==> flow/design.v <==
`timescale 1ns/10ps
module  ATCONV(
	input		clk,
	input		reset,
	output 	    busy,	
	input		ready,	
	output reg	[11:0]	iaddr,
	input signed [12:0]	idata,
	output	reg 	cwr,
	output  reg	[11:0]	caddr_wr,
	output reg 	[12:0] 	cdata_wr,
	output	reg 	crd,
	output reg	[11:0] 	caddr_rd,
	input 	[12:0] 	cdata_rd,
	output reg 	csel
	);
	reg [2:0] cur_state, next_state;
	localparam IDLE = 3'd0;
	localparam READ_IMAGE = 3'd1;
	localparam WRITE_MEM0 = 3'd2;
	localparam READ_MEM0 = 3'd3;
	localparam WRITE_MEM1 = 3'd4;
	localparam FINISH = 3'd5;
	reg [5:0] col, row;
	reg [4:0] tempX_L0, tempY_L0;
	reg [3:0] cnt;
	wire [3:0] is_pad;
	assign is_pad[0] = (col < 6'd2);
	assign is_pad[1] = (col > 6'd61);
	assign is_pad[2] = (row < 6'd2);
	assign is_pad[3] = (row > 6'd61);
	assign busy = !(cur_state == FINISH || cur_state == IDLE);
    reg signed [12:0] kernal;
	reg signed [29:0] conv_sum;
	reg [12:0] max;
	always @(posedge clk or posedge reset) begin
		if(reset) cur_state <= IDLE; 
		else cur_state <= next_state;
	end
	always @(*) begin
		case(cur_state)
			IDLE: begin
				if(ready == 1'b1) next_state = READ_IMAGE;
				else next_state = IDLE;
			end
			READ_IMAGE: begin
				if(cnt == 4'd11) next_state = WRITE_MEM0;
				else next_state = READ_IMAGE;
			end
			WRITE_MEM0: begin
				if(row == 6'd63 && col == 6'd63) next_state = READ_MEM0;
				else next_state = READ_IMAGE;
			end
			READ_MEM0: begin
				if(cnt == 4'd5) next_state = WRITE_MEM1;
				else next_state = READ_MEM0;
			end
			WRITE_MEM1: begin
				if(row == 6'd62 && col == 6'd62) next_state = FINISH;
				else next_state = READ_MEM0;
			end
			FINISH: begin
				next_state = IDLE;
			end
			default: begin
				next_state = IDLE;
			end
		endcase
	end
	always @(posedge clk or posedge reset) begin
		if(reset) begin
			col <= 6'd0;
			row <= 6'd0;
			cnt <= 4'd0;
			tempX_L0 <= 5'd0;
			tempY_L0 <= 5'd0;
			csel <= 1'b0;
			cwr <= 1'b0;
			crd <= 1'b0;
			max <= 13'd0;
			iaddr <= 12'd0;
			caddr_rd <= 12'd0;
			caddr_wr <= 12'd0;
			cdata_wr <= 13'd0;
		end
		else begin
			case(cur_state)
				READ_IMAGE: begin
					case(cnt)
						4'd0: begin   
							case({is_pad[2], is_pad[0]})
								2'b00: iaddr <= {row-6'd2, col-6'd2};
								2'b01: iaddr <= {row-6'd2, 6'd0};
								2'b10: iaddr <= {6'd0, col-6'd2};
								2'b11: iaddr <= {6'd0, 6'd0};
						    endcase
							conv_sum <= 30'd0;
						end
						4'd1: begin   
							if(is_pad[2] == 1'b1) iaddr <= {6'd0, col};
							else iaddr <= {row-6'd2, col};
							conv_sum <= $signed(idata) * kernal;
						end
						4'd2: begin   
							case({is_pad[2], is_pad[1]})
								2'b00: iaddr <= {row-6'd2, col+6'd2};
								2'b01: iaddr <= {row-6'd2, 6'd63};
								2'b10: iaddr <= {6'd0, col+6'd2};
								2'b11: iaddr <= {6'd0, 6'd63};
							endcase
							conv_sum <= conv_sum + $signed(idata) * kernal;
						end
						4'd3: begin   
							if(is_pad[0] == 1'b1) iaddr <= {row, 6'd0};
							else iaddr <= {row, col-6'd2};
							conv_sum <= conv_sum + $signed(idata) * kernal;
						end
						4'd4: begin   
							iaddr <= {row, col};
							conv_sum <= conv_sum + $signed(idata) * kernal;
						end
						4'd5: begin   
							if(is_pad[1] == 1'b1) iaddr <= {row, 6'd63};
							else iaddr <= {row, col+6'd2};
							conv_sum <= conv_sum + $signed(idata) * kernal;
						end
						4'd6: begin   
							case({is_pad[3], is_pad[0]})
								2'b00: iaddr <= {row+6'd2, col-6'd2};
								2'b01: iaddr <= {row+6'd2, 6'd0};
								2'b10: iaddr <= {6'd63, col-6'd2};
								2'b11: iaddr <= {6'd63, 6'd0};
							endcase
							conv_sum <= conv_sum + $signed(idata) * kernal;
						end
						4'd7: begin   
							if(is_pad[3] == 1'b1) iaddr <= {6'd63, col};
							else iaddr <= {row+6'd2, col};
							conv_sum <= conv_sum + $signed(idata) * kernal;
						end
						4'd8: begin   
							case({is_pad[3], is_pad[1]})
								2'b00: iaddr <= {row+6'd2, col+6'd2};
								2'b01: iaddr <= {row+6'd2, 6'd63};
								2'b10: iaddr <= {6'd63, col+6'd2};
								2'b11: iaddr <= {6'd63, 6'd63};
							endcase
							conv_sum <= conv_sum + $signed(idata) * kernal;
						end
						4'd9: begin
							conv_sum <= conv_sum + $signed(idata) * kernal;
						end
						4'd10: begin
							conv_sum <= conv_sum + $signed(13'h1FF4);
						end
						4'd11: begin
							caddr_wr <= {row, col};
							cdata_wr <= (conv_sum[16] || conv_sum[16:4] <= 13'd11)? 13'd0 : conv_sum[16:4]-13'd11;
						end
					endcase
					if(cnt == 11) begin
						cnt <= 4'd0;
						cwr <= 1'b1;
						csel <= 1'b0;
					end
					else 
						cnt <= cnt + 4'd1;
				end
				WRITE_MEM0: begin
					cwr <= 1'b0;
					if(col == 6'd63) begin
						col <= 6'd0;
						row <= row + 6'd1;
					end
					else 
						col <= col + 6'd1;
					if(row == 6'd63 && col == 6'd63) begin
						row <= 6'd0;
						col <= 6'd0;
						cwr <= 1'b0;
						crd <= 1'b1;
						csel <= 1'b0;
					end
				end
				READ_MEM0: begin
					case(cnt)
						4'd0: begin
							caddr_rd <= {row, col};
							max <= 13'd0;
						end
						4'd1: begin
							caddr_rd <= {row, col+6'd1};
							max <= cdata_rd;
						end
						4'd2: begin
							caddr_rd <= {row+6'd1, col};
							max <= (max > cdata_rd)? max : cdata_rd; 
						end
						4'd3: begin
							caddr_rd <= {row+6'd1, col+6'd1};
							max <= (max > cdata_rd)? max : cdata_rd; 
						end
						4'd4: begin
							max <= (max > cdata_rd)? max : cdata_rd;
						end
						4'd5: begin 
							caddr_wr <= {tempY_L0, tempX_L0};
							if(max != 13'd0) begin
								if(max[3:0] != 13'd0) cdata_wr <= (max[12:4] + 1) << 4;
								else cdata_wr <= max[12:4] << 4;
							end
							else 
								cdata_wr <= 13'd0;
						end
					endcase
					if(cnt == 4'd5) begin
						cnt <= 4'd0;
						cwr <= 1'b1;
						crd <= 1'b0;
						csel <= 1'b1;
					end
					else 
						cnt <= cnt + 4'd1;
				end
				WRITE_MEM1: begin
					if(tempX_L0 == 5'd31) begin
						tempY_L0 <= tempY_L0 + 5'd1;
						tempX_L0 <= 5'd0;
					end
					else 
						tempX_L0 <= tempX_L0 + 5'd1;
					if(col == 6'd62) begin
						col <= 6'd0;
						row <= row + 6'd2;
					end
					else
						col <= col + 6'd2;
					if(row == 6'd62 && col == 6'd62) begin
						cwr <= 1'b0;
						crd <= 1'b0;
						csel <= 1'b0;
					end
					else begin
						cwr <= 1'b0;
						crd <= 1'b1;
						csel <= 1'b0;
					end
				end
				FINISH: begin
					row <= 6'd0;
					col <= 6'd0;
					tempX_L0 <= 5'd0;
					tempY_L0 <= 5'd0;
				end
			endcase
		end
	end
	always @(*) begin
		case(cnt)
			4'd1: kernal = 13'h1FFF;
			4'd2: kernal = 13'h1FFE;
			4'd3: kernal = 13'h1FFF;
			4'd4: kernal = 13'h1FFC;
			4'd5: kernal = 13'h0010;
			4'd6: kernal = 13'h1FFC;
			4'd7: kernal = 13'h1FFF;
			4'd8: kernal = 13'h1FFE;
			4'd9: kernal = 13'h1FFF;
			default: kernal = 13'h0;
		endcase
	end
endmodule
# Tool chain data of ATCONV
# Each step is given for the RTL above and for the edited RTL.
# "before" refers to lines of the RTL above, "after" to lines of the edited file.
# "delta": "after" minus "before" as printed here.
setup:
  top_module: "ATCONV"
  clock_port: "clk"
  cell_library: "sky130hd"
  corner: "tt_025C_1v80"

# Diff
# Unified diff, file above to edited file.
# The edit is scripted: it alters the design's behaviour and was not made to optimise anything.
# begin of diff
@@ -52,8 +52,4 @@
 				else next_state = READ_IMAGE;
 			end
-			READ_MEM0: begin
-				if(cnt == 4'd5) next_state = WRITE_MEM1;
-				else next_state = READ_MEM0;
-			end
 			WRITE_MEM1: begin
 				if(row == 6'd62 && col == 6'd62) next_state = FINISH;
# end of diff

# Word level
# Source: Yosys, flattened and elaborated, memories not mapped. Widths are those after wreduce. Registers that Yosys merges into a memory's read port (data or address) are not register bits. Print and check cells do not count. Equal cells are merged and count once.
# Yosys's memory passes give these memory sizes; they may raise the number of words (mostly to a power of two), join words into wider ones and drop unused or constant bits.
bits:
  columns: ["element", "before", "after", "delta"]
  rows:
  - ["ff_bits", 124, 124, 0]
  - ["in_bits", 29, 29, 0]
  - ["rom_bits", 208, 208, 0]
  - ["output_inout_bits", 53, 53, 0]
  - ["word_cells", 166, 165, -1]
  - ["memories", 1, 1, 0]
classes:
  columns: ["element", "before", "after", "delta"]
  rows:
  - ["compare", 6, 6, 0]
  - ["muxes", 53, 52, -1]
  - ["n_reduce_logical", 36, 36, 0]
  - ["n_logic", 1, 1, 0]
  - ["add_sub_neg", 13, 13, 0]
  - ["mul", 1, 1, 0]
  - ["eq_ne", 40, 40, 0]
memory_table:
  columns: ["element", "before", "after"]
  rows:
  - ["memory_list", "16x13 r1 w0", "16x13 r1 w0"]
op_table:
  columns: ["cell", "before", "after", "delta"]
  rows:
  - ["inequality test 2 bit (second input constant)", 6, 5, -1]
  - ["2-to-1 mux 3 bit", 2, 1, -1]
  - ["parallel mux 3 bit (select 5 bit)", 1, 0, -1]
  - ["inequality test 2 x 1 -> 1 bit (second input constant)", 0, 1, 1]
  - ["parallel mux 3 bit (select 4 bit)", 0, 1, 1]
# Unchanged operator kinds not shown: 63.

# Longest topological paths
# Depth = most cells in a row (Yosys ltp): at word level without a register or memory, in the mapped netlist without a sequential cell, where the memories' decode and read muxes count.
logic_depth:
  columns: ["element", "before", "after", "delta"]
  rows:
  - ["depth_word", 5, 5, 0]
  - ["abc_area", "0", "0", null]
  - ["ltp_mapped", 33, 33, 0]
  - ["mapped_depth_nobuf", 33, 32, -1]

# After synthesis
# The flow's flattened synthesis, as Yosys stat reports it; memories are mapped. The netlist is that of the ABC_AREA named above (0 if unset); the other value can give another one.
synth_totals:
  columns: ["element", "before", "after", "delta"]
  rows:
  - ["ff_cells", 114, 102, -12]
  - ["seq_area_mm2", 0.0029391, 0.0026388, -0.0003003]
  - ["buf_cells", 65, 60, -5]
  - ["yosys_area_mm2", 0.0116412, 0.0106627, -0.0009785]
  - ["stdcells", 1326, 1226, -100]
types:
  columns: ["cell", "before", "after", "delta"]
  rows:
  - ["sky130_fd_sc_hd__mux2i_1", 36, 5, -31]
  - ["sky130_fd_sc_hd__inv_1", 143, 126, -17]
  - ["sky130_fd_sc_hd__o21ai_0", 80, 94, 14]
  - ["sky130_fd_sc_hd__a21oi_1", 79, 65, -14]
  - ["sky130_fd_sc_hd__a22o_1", 2, 16, 14]
  - ["sky130_fd_sc_hd__dfrtp_1", 96, 84, -12]
  - ["sky130_fd_sc_hd__xor2_1", 23, 33, 10]
  - ["sky130_fd_sc_hd__nor2b_1", 21, 12, -9]
  - ["sky130_fd_sc_hd__o221ai_1", 11, 2, -9]
  - ["sky130_fd_sc_hd__nand3_1", 15, 23, 8]
  - ["sky130_fd_sc_hd__and3_1", 10, 18, 8]
  - ["sky130_fd_sc_hd__clkbuf_1", 61, 54, -7]
  - ["sky130_fd_sc_hd__xnor2_1", 53, 47, -6]
  - ["sky130_fd_sc_hd__a31oi_1", 12, 6, -6]
  - ["sky130_fd_sc_hd__nand4_1", 9, 3, -6]
  - ["sky130_fd_sc_hd__ha_1", 125, 120, -5]
  - ["sky130_fd_sc_hd__and2_1", 31, 26, -5]
  - ["sky130_fd_sc_hd__nor3_1", 29, 24, -5]
# Unchanged cell types not shown: 14.
# Not every row of either side is listed.

# Path before layout
# Source: OpenSTA report_checks on the synthesized netlist (no wires, ideal clock, input and output delay 20% of the period each), path of least setup slack; recovery checks are left aside. Register names are those of the netlist, which keeps one name where synthesis merged equal registers.
synth_timing:
  columns: ["element", "before", "after", "delta"]
  rows:
  - ["kind", "input to register", "input to register", null]
  - ["from", "input port idata[4]", "input port idata[6]", null]
  - ["to", "register conv_sum[16]", "register conv_sum[16]", null]
  - ["setup_slack_ns", 1.829, 1.925, 0.096]
  - ["t_arrival_ns", 7.906, 7.819, -0.087]
  - ["n_path_buf", 2, 1, -1]
  - ["t_first_pin_ns", 2.000, 2.000, 0.000]
  - ["setup_time_ns", 0.265, 0.256, -0.009]
  - ["clock_period_ns", 10.0, 10.0, 0.0]
  - ["required_ns", 9.735, 9.744, 0.009]
  - ["path_delay_ns", 6.171, 6.075, -0.096]
  - ["driving_pins", 28, 28, 0]
  - ["input_delay_ns", 2.000, 2.000, 0.000]
  - ["synth_period_reached_ns", 8.171, 8.075, -0.096]
# "path_delay_ns" = arrival - input delay + setup time.
# "driving_pins" counts driving pins, that of a launching flip-flop among them; a cell with two outputs on the path counts twice.
# "synth_period_reached_ns" = period - worst setup slack (recovery checks aside). The figure is calculated, with input and output delays left at 20% of the set period.
# Between the ends stands the longest chain of elaborated cells between them, by number of cells; it is not shown to be the way that was timed. Of several equally long chains one is given.
# Each line given opens the expression or statement behind the cell; cells for indexed reads and writes are added by Yosys, which also makes memories of some case tables.
# At most two assigning lines are given for a register; there are more.
synth_via_before:
  path_cell_list: "sky130_fd_sc_hd__clkbuf_1 sky130_fd_sc_hd__clkbuf_1 sky130_fd_sc_hd__xnor2_1 sky130_fd_sc_hd__nor2_1 sky130_fd_sc_hd__ha_1 sky130_fd_sc_hd__inv_1 sky130_fd_sc_hd__fa_1 sky130_fd_sc_hd__inv_1 sky130_fd_sc_hd__fa_1 sky130_fd_sc_hd__ha_1 sky130_fd_sc_hd__fa_1 sky130_fd_sc_hd__ha_1 sky130_fd_sc_hd__ha_1 sky130_fd_sc_hd__nor2b_1 sky130_fd_sc_hd__o21ai_0 sky130_fd_sc_hd__nand2_1 sky130_fd_sc_hd__a21o_1 sky130_fd_sc_hd__a21o_1 sky130_fd_sc_hd__a21o_1 sky130_fd_sc_hd__a21oi_1 sky130_fd_sc_hd__xnor2_1 sky130_fd_sc_hd__ha_1 sky130_fd_sc_hd__or3_1 sky130_fd_sc_hd__o21ba_2 sky130_fd_sc_hd__a21o_1 sky130_fd_sc_hd__a21oi_1 sky130_fd_sc_hd__xor2_1 sky130_fd_sc_hd__o21ai_1"
  elab_chain_len: 3
  cone_cells: 3
  classes_between: "add/sub: 1; mul: 1; mux: 1"
synth_rtl_before:
  columns: ["element", "line_no", "rtl"]
  rows:
  - ["start, declared", 8, "input signed [12:0] idata,"]
  - ["multiplier 13 x 13 -> 26 bit", 151, "conv_sum <= conv_sum + $signed(idata) * kernal;"]
  - ["adder 30 x 26 -> 30 bit", 151, null]
  - ["parallel mux 30 bit (select 4 bit)", 89, "case(cnt)"]
  - ["end, assigned", 102, "conv_sum <= $signed(idata) * kernal;"]
  - ["end, assigned", 111, "conv_sum <= conv_sum + $signed(idata) * kernal;"]
  - ["end, declared", 34, "reg signed [29:0] conv_sum;"]
synth_via_after:
  path_cell_list: "sky130_fd_sc_hd__clkbuf_1 sky130_fd_sc_hd__xnor2_1 sky130_fd_sc_hd__nor2_1 sky130_fd_sc_hd__ha_1 sky130_fd_sc_hd__inv_1 sky130_fd_sc_hd__fa_1 sky130_fd_sc_hd__inv_1 sky130_fd_sc_hd__fa_1 sky130_fd_sc_hd__inv_1 sky130_fd_sc_hd__fa_1 sky130_fd_sc_hd__inv_1 sky130_fd_sc_hd__fa_1 sky130_fd_sc_hd__ha_1 sky130_fd_sc_hd__ha_1 sky130_fd_sc_hd__o21a_1 sky130_fd_sc_hd__o21ai_0 sky130_fd_sc_hd__a21oi_1 sky130_fd_sc_hd__o21a_1 sky130_fd_sc_hd__nor2_1 sky130_fd_sc_hd__xnor2_1 sky130_fd_sc_hd__ha_1 sky130_fd_sc_hd__nor2b_1 sky130_fd_sc_hd__nor2_1 sky130_fd_sc_hd__nand2_1 sky130_fd_sc_hd__a31oi_1 sky130_fd_sc_hd__o21ai_0 sky130_fd_sc_hd__a211o_1 sky130_fd_sc_hd__a22o_1"
  elab_chain_len: 3
  cone_cells: 3
  classes_between: "add/sub: 1; mul: 1; mux: 1"
synth_rtl_after:
  columns: ["element", "line_no", "rtl"]
  rows:
  - ["start, declared", 8, "input signed [12:0] idata,"]
  - ["multiplier 13 x 13 -> 26 bit", 147, "conv_sum <= conv_sum + $signed(idata) * kernal;"]
  - ["adder 30 x 26 -> 30 bit", 147, null]
  - ["parallel mux 30 bit (select 4 bit)", 85, "case(cnt)"]
  - ["end, assigned", 98, "conv_sum <= $signed(idata) * kernal;"]
  - ["end, assigned", 107, "conv_sum <= conv_sum + $signed(idata) * kernal;"]
  - ["end, declared", 34, "reg signed [29:0] conv_sum;"]

# Timing after layout
# From the final timing report of each run of set A: the path of least setup slack in the routed layout; clock arrival at registers is part of the times.
layout_timing:
  columns: ["element", "before", "after", "delta"]
  rows:
  - ["kind", "input to register", "input to register", null]
  - ["from", "input port idata[6]", "input port idata[3]", null]
  - ["to", "register conv_sum[15]", "register conv_sum[16]", null]
  - ["input_delay_ns", 2.00, 2.00, 0.00]
  - ["setup_time_ns", 0.28, 0.24, -0.04]
  - ["t_first_pin_ns", 2.00, 2.00, 0.00]
  - ["driving_pins", 26, 27, 1]
  - ["n_path_buf", 1, 1, 0]
  - ["required_ns", 10.13, 10.12, -0.01]
  - ["setup_slack_ns", 1.33, 1.16, -0.17]
  - ["clock_period_ns", 10.0, 10.0, 0.0]
  - ["t_arrival_ns", 8.80, 8.96, 0.16]
# Between the ends stands the longest chain of elaborated cells between them, by number of cells; it is not shown to be the way that was timed. Of several equally long chains one is given.
# At most two assigning lines are given for a register; there are more.
layout_via_before:
  path_cell_list: "sky130_fd_sc_hd__clkdlybuf4s50_1 sky130_fd_sc_hd__xnor2_1 sky130_fd_sc_hd__nor2_1 sky130_fd_sc_hd__ha_1 sky130_fd_sc_hd__inv_1 sky130_fd_sc_hd__fa_1 sky130_fd_sc_hd__inv_1 sky130_fd_sc_hd__fa_1 sky130_fd_sc_hd__inv_1 sky130_fd_sc_hd__fa_1 sky130_fd_sc_hd__inv_1 sky130_fd_sc_hd__fa_1 sky130_fd_sc_hd__ha_1 sky130_fd_sc_hd__ha_1 sky130_fd_sc_hd__and2_1 sky130_fd_sc_hd__a31oi_1 sky130_fd_sc_hd__a21bo_2 sky130_fd_sc_hd__nor2b_1 sky130_fd_sc_hd__xnor2_1 sky130_fd_sc_hd__ha_1 sky130_fd_sc_hd__and3_1 sky130_fd_sc_hd__a21oi_1 sky130_fd_sc_hd__o21ai_0 sky130_fd_sc_hd__o311ai_0 sky130_fd_sc_hd__mux2i_1 sky130_fd_sc_hd__o221ai_1"
  elab_chain_len: 3
  cone_cells: 3
  classes_between: "add/sub: 1; mul: 1; mux: 1"
layout_rtl_before:
  columns: ["element", "line_no", "rtl"]
  rows:
  - ["start, declared", 8, "input signed [12:0] idata,"]
  - ["multiplier 13 x 13 -> 26 bit", 151, "conv_sum <= conv_sum + $signed(idata) * kernal;"]
  - ["adder 30 x 26 -> 30 bit", 151, null]
  - ["parallel mux 30 bit (select 4 bit)", 89, "case(cnt)"]
  - ["end, assigned", 102, "conv_sum <= $signed(idata) * kernal;"]
  - ["end, assigned", 111, "conv_sum <= conv_sum + $signed(idata) * kernal;"]
  - ["end, declared", 34, "reg signed [29:0] conv_sum;"]
layout_via_after:
  path_cell_list: "sky130_fd_sc_hd__clkdlybuf4s50_1 sky130_fd_sc_hd__xor2_1 sky130_fd_sc_hd__and2_1 sky130_fd_sc_hd__ha_1 sky130_fd_sc_hd__a31oi_1 sky130_fd_sc_hd__fa_1 sky130_fd_sc_hd__inv_1 sky130_fd_sc_hd__fa_1 sky130_fd_sc_hd__ha_1 sky130_fd_sc_hd__fa_1 sky130_fd_sc_hd__ha_1 sky130_fd_sc_hd__ha_1 sky130_fd_sc_hd__nor2b_1 sky130_fd_sc_hd__o21a_1 sky130_fd_sc_hd__o21ai_0 sky130_fd_sc_hd__a21oi_1 sky130_fd_sc_hd__o21a_1 sky130_fd_sc_hd__nor2_1 sky130_fd_sc_hd__xnor2_1 sky130_fd_sc_hd__ha_1 sky130_fd_sc_hd__and3_1 sky130_fd_sc_hd__nand2_1 sky130_fd_sc_hd__nand2_1 sky130_fd_sc_hd__a31oi_1 sky130_fd_sc_hd__o21ai_0 sky130_fd_sc_hd__a211o_1 sky130_fd_sc_hd__a22o_1"
  elab_chain_len: 3
  cone_cells: 3
  classes_between: "add/sub: 1; mul: 1; mux: 1"
layout_rtl_after:
  columns: ["element", "line_no", "rtl"]
  rows:
  - ["start, declared", 8, "input signed [12:0] idata,"]
  - ["multiplier 13 x 13 -> 26 bit", 147, "conv_sum <= conv_sum + $signed(idata) * kernal;"]
  - ["adder 30 x 26 -> 30 bit", 147, null]
  - ["parallel mux 30 bit (select 4 bit)", 85, "case(cnt)"]
  - ["end, assigned", 98, "conv_sum <= $signed(idata) * kernal;"]
  - ["end, assigned", 107, "conv_sum <= conv_sum + $signed(idata) * kernal;"]
  - ["end, declared", 34, "reg signed [29:0] conv_sum;"]

# Measured runs
# Both versions went through the flow (Yosys, OpenROAD) with the same settings in each pair. Constraints: input delay and output delay 20% of the set period each, output load 0.01 pF.
flow_settings_set_A:
  period_ns: 10.0
  CAP_MARGIN: 20
  CORE_MARGIN: 2
  CORE_UTILIZATION: 40
  SLEW_MARGIN: 20
results_set_A:
  columns: ["element", "before", "after", "delta"]
  rows:
  - ["post_route_util_pct", 46.4, 46.2, -0.2]
  - ["post_route_stdcell_area_mm2", 0.0133065, 0.0120641, -0.0012424]
  - ["synth_area_mm2", 0.0116412, 0.0106627, -0.0009785]
  - ["clock_period_reached_ns", 8.665, 8.837, 0.172]
  - ["setup_tns_ns", 0.000, 0.000, 0.000]
  - ["setup_ws_ns", 1.335, 1.163, -0.172]
  - ["final_hold_ws_ns", 0.478, 0.486, 0.008]
  - ["design_die_area_mm2", 0.0304834, 0.0279793, -0.0025041]
flow_settings_set_B:
  ABC_AREA: 1
  CAP_MARGIN: 20
  CELL_PAD_IN_SITES_DETAIL_PLACEMENT: 1
  CELL_PAD_IN_SITES_GLOBAL_PLACEMENT: 0
  CORE_UTILIZATION: 28
  CTS_CLUSTER_DIAMETER: 228
  CTS_CLUSTER_SIZE: 14
  GPL_TIMING_DRIVEN: 1
  SLEW_MARGIN: 15
  TNS_END_PERCENT: 10
  period_ns: 9.04
  CORE_MARGIN: 2
results_set_B:
  columns: ["element", "before", "after", "delta"]
  rows:
  - ["post_route_util_pct", 33.5, 32.9, -0.6]
  - ["post_route_stdcell_area_mm2", 0.0136981, 0.0126409, -0.0010572]
  - ["synth_area_mm2", 0.0116262, 0.0108204, -0.0008058]
  - ["clock_period_reached_ns", 8.546, 8.626, 0.080]
  - ["setup_tns_ns", 0.000, 0.000, 0.000]
  - ["setup_ws_ns", 0.494, 0.414, -0.080]
  - ["final_hold_ws_ns", 0.484, 0.488, 0.004]
  - ["design_die_area_mm2", 0.0431684, 0.0402323, -0.0029361]
# "clock_period_reached_ns" = clock period - worst setup slack. The figure is calculated, with input and output delays left at 20% of the set period.
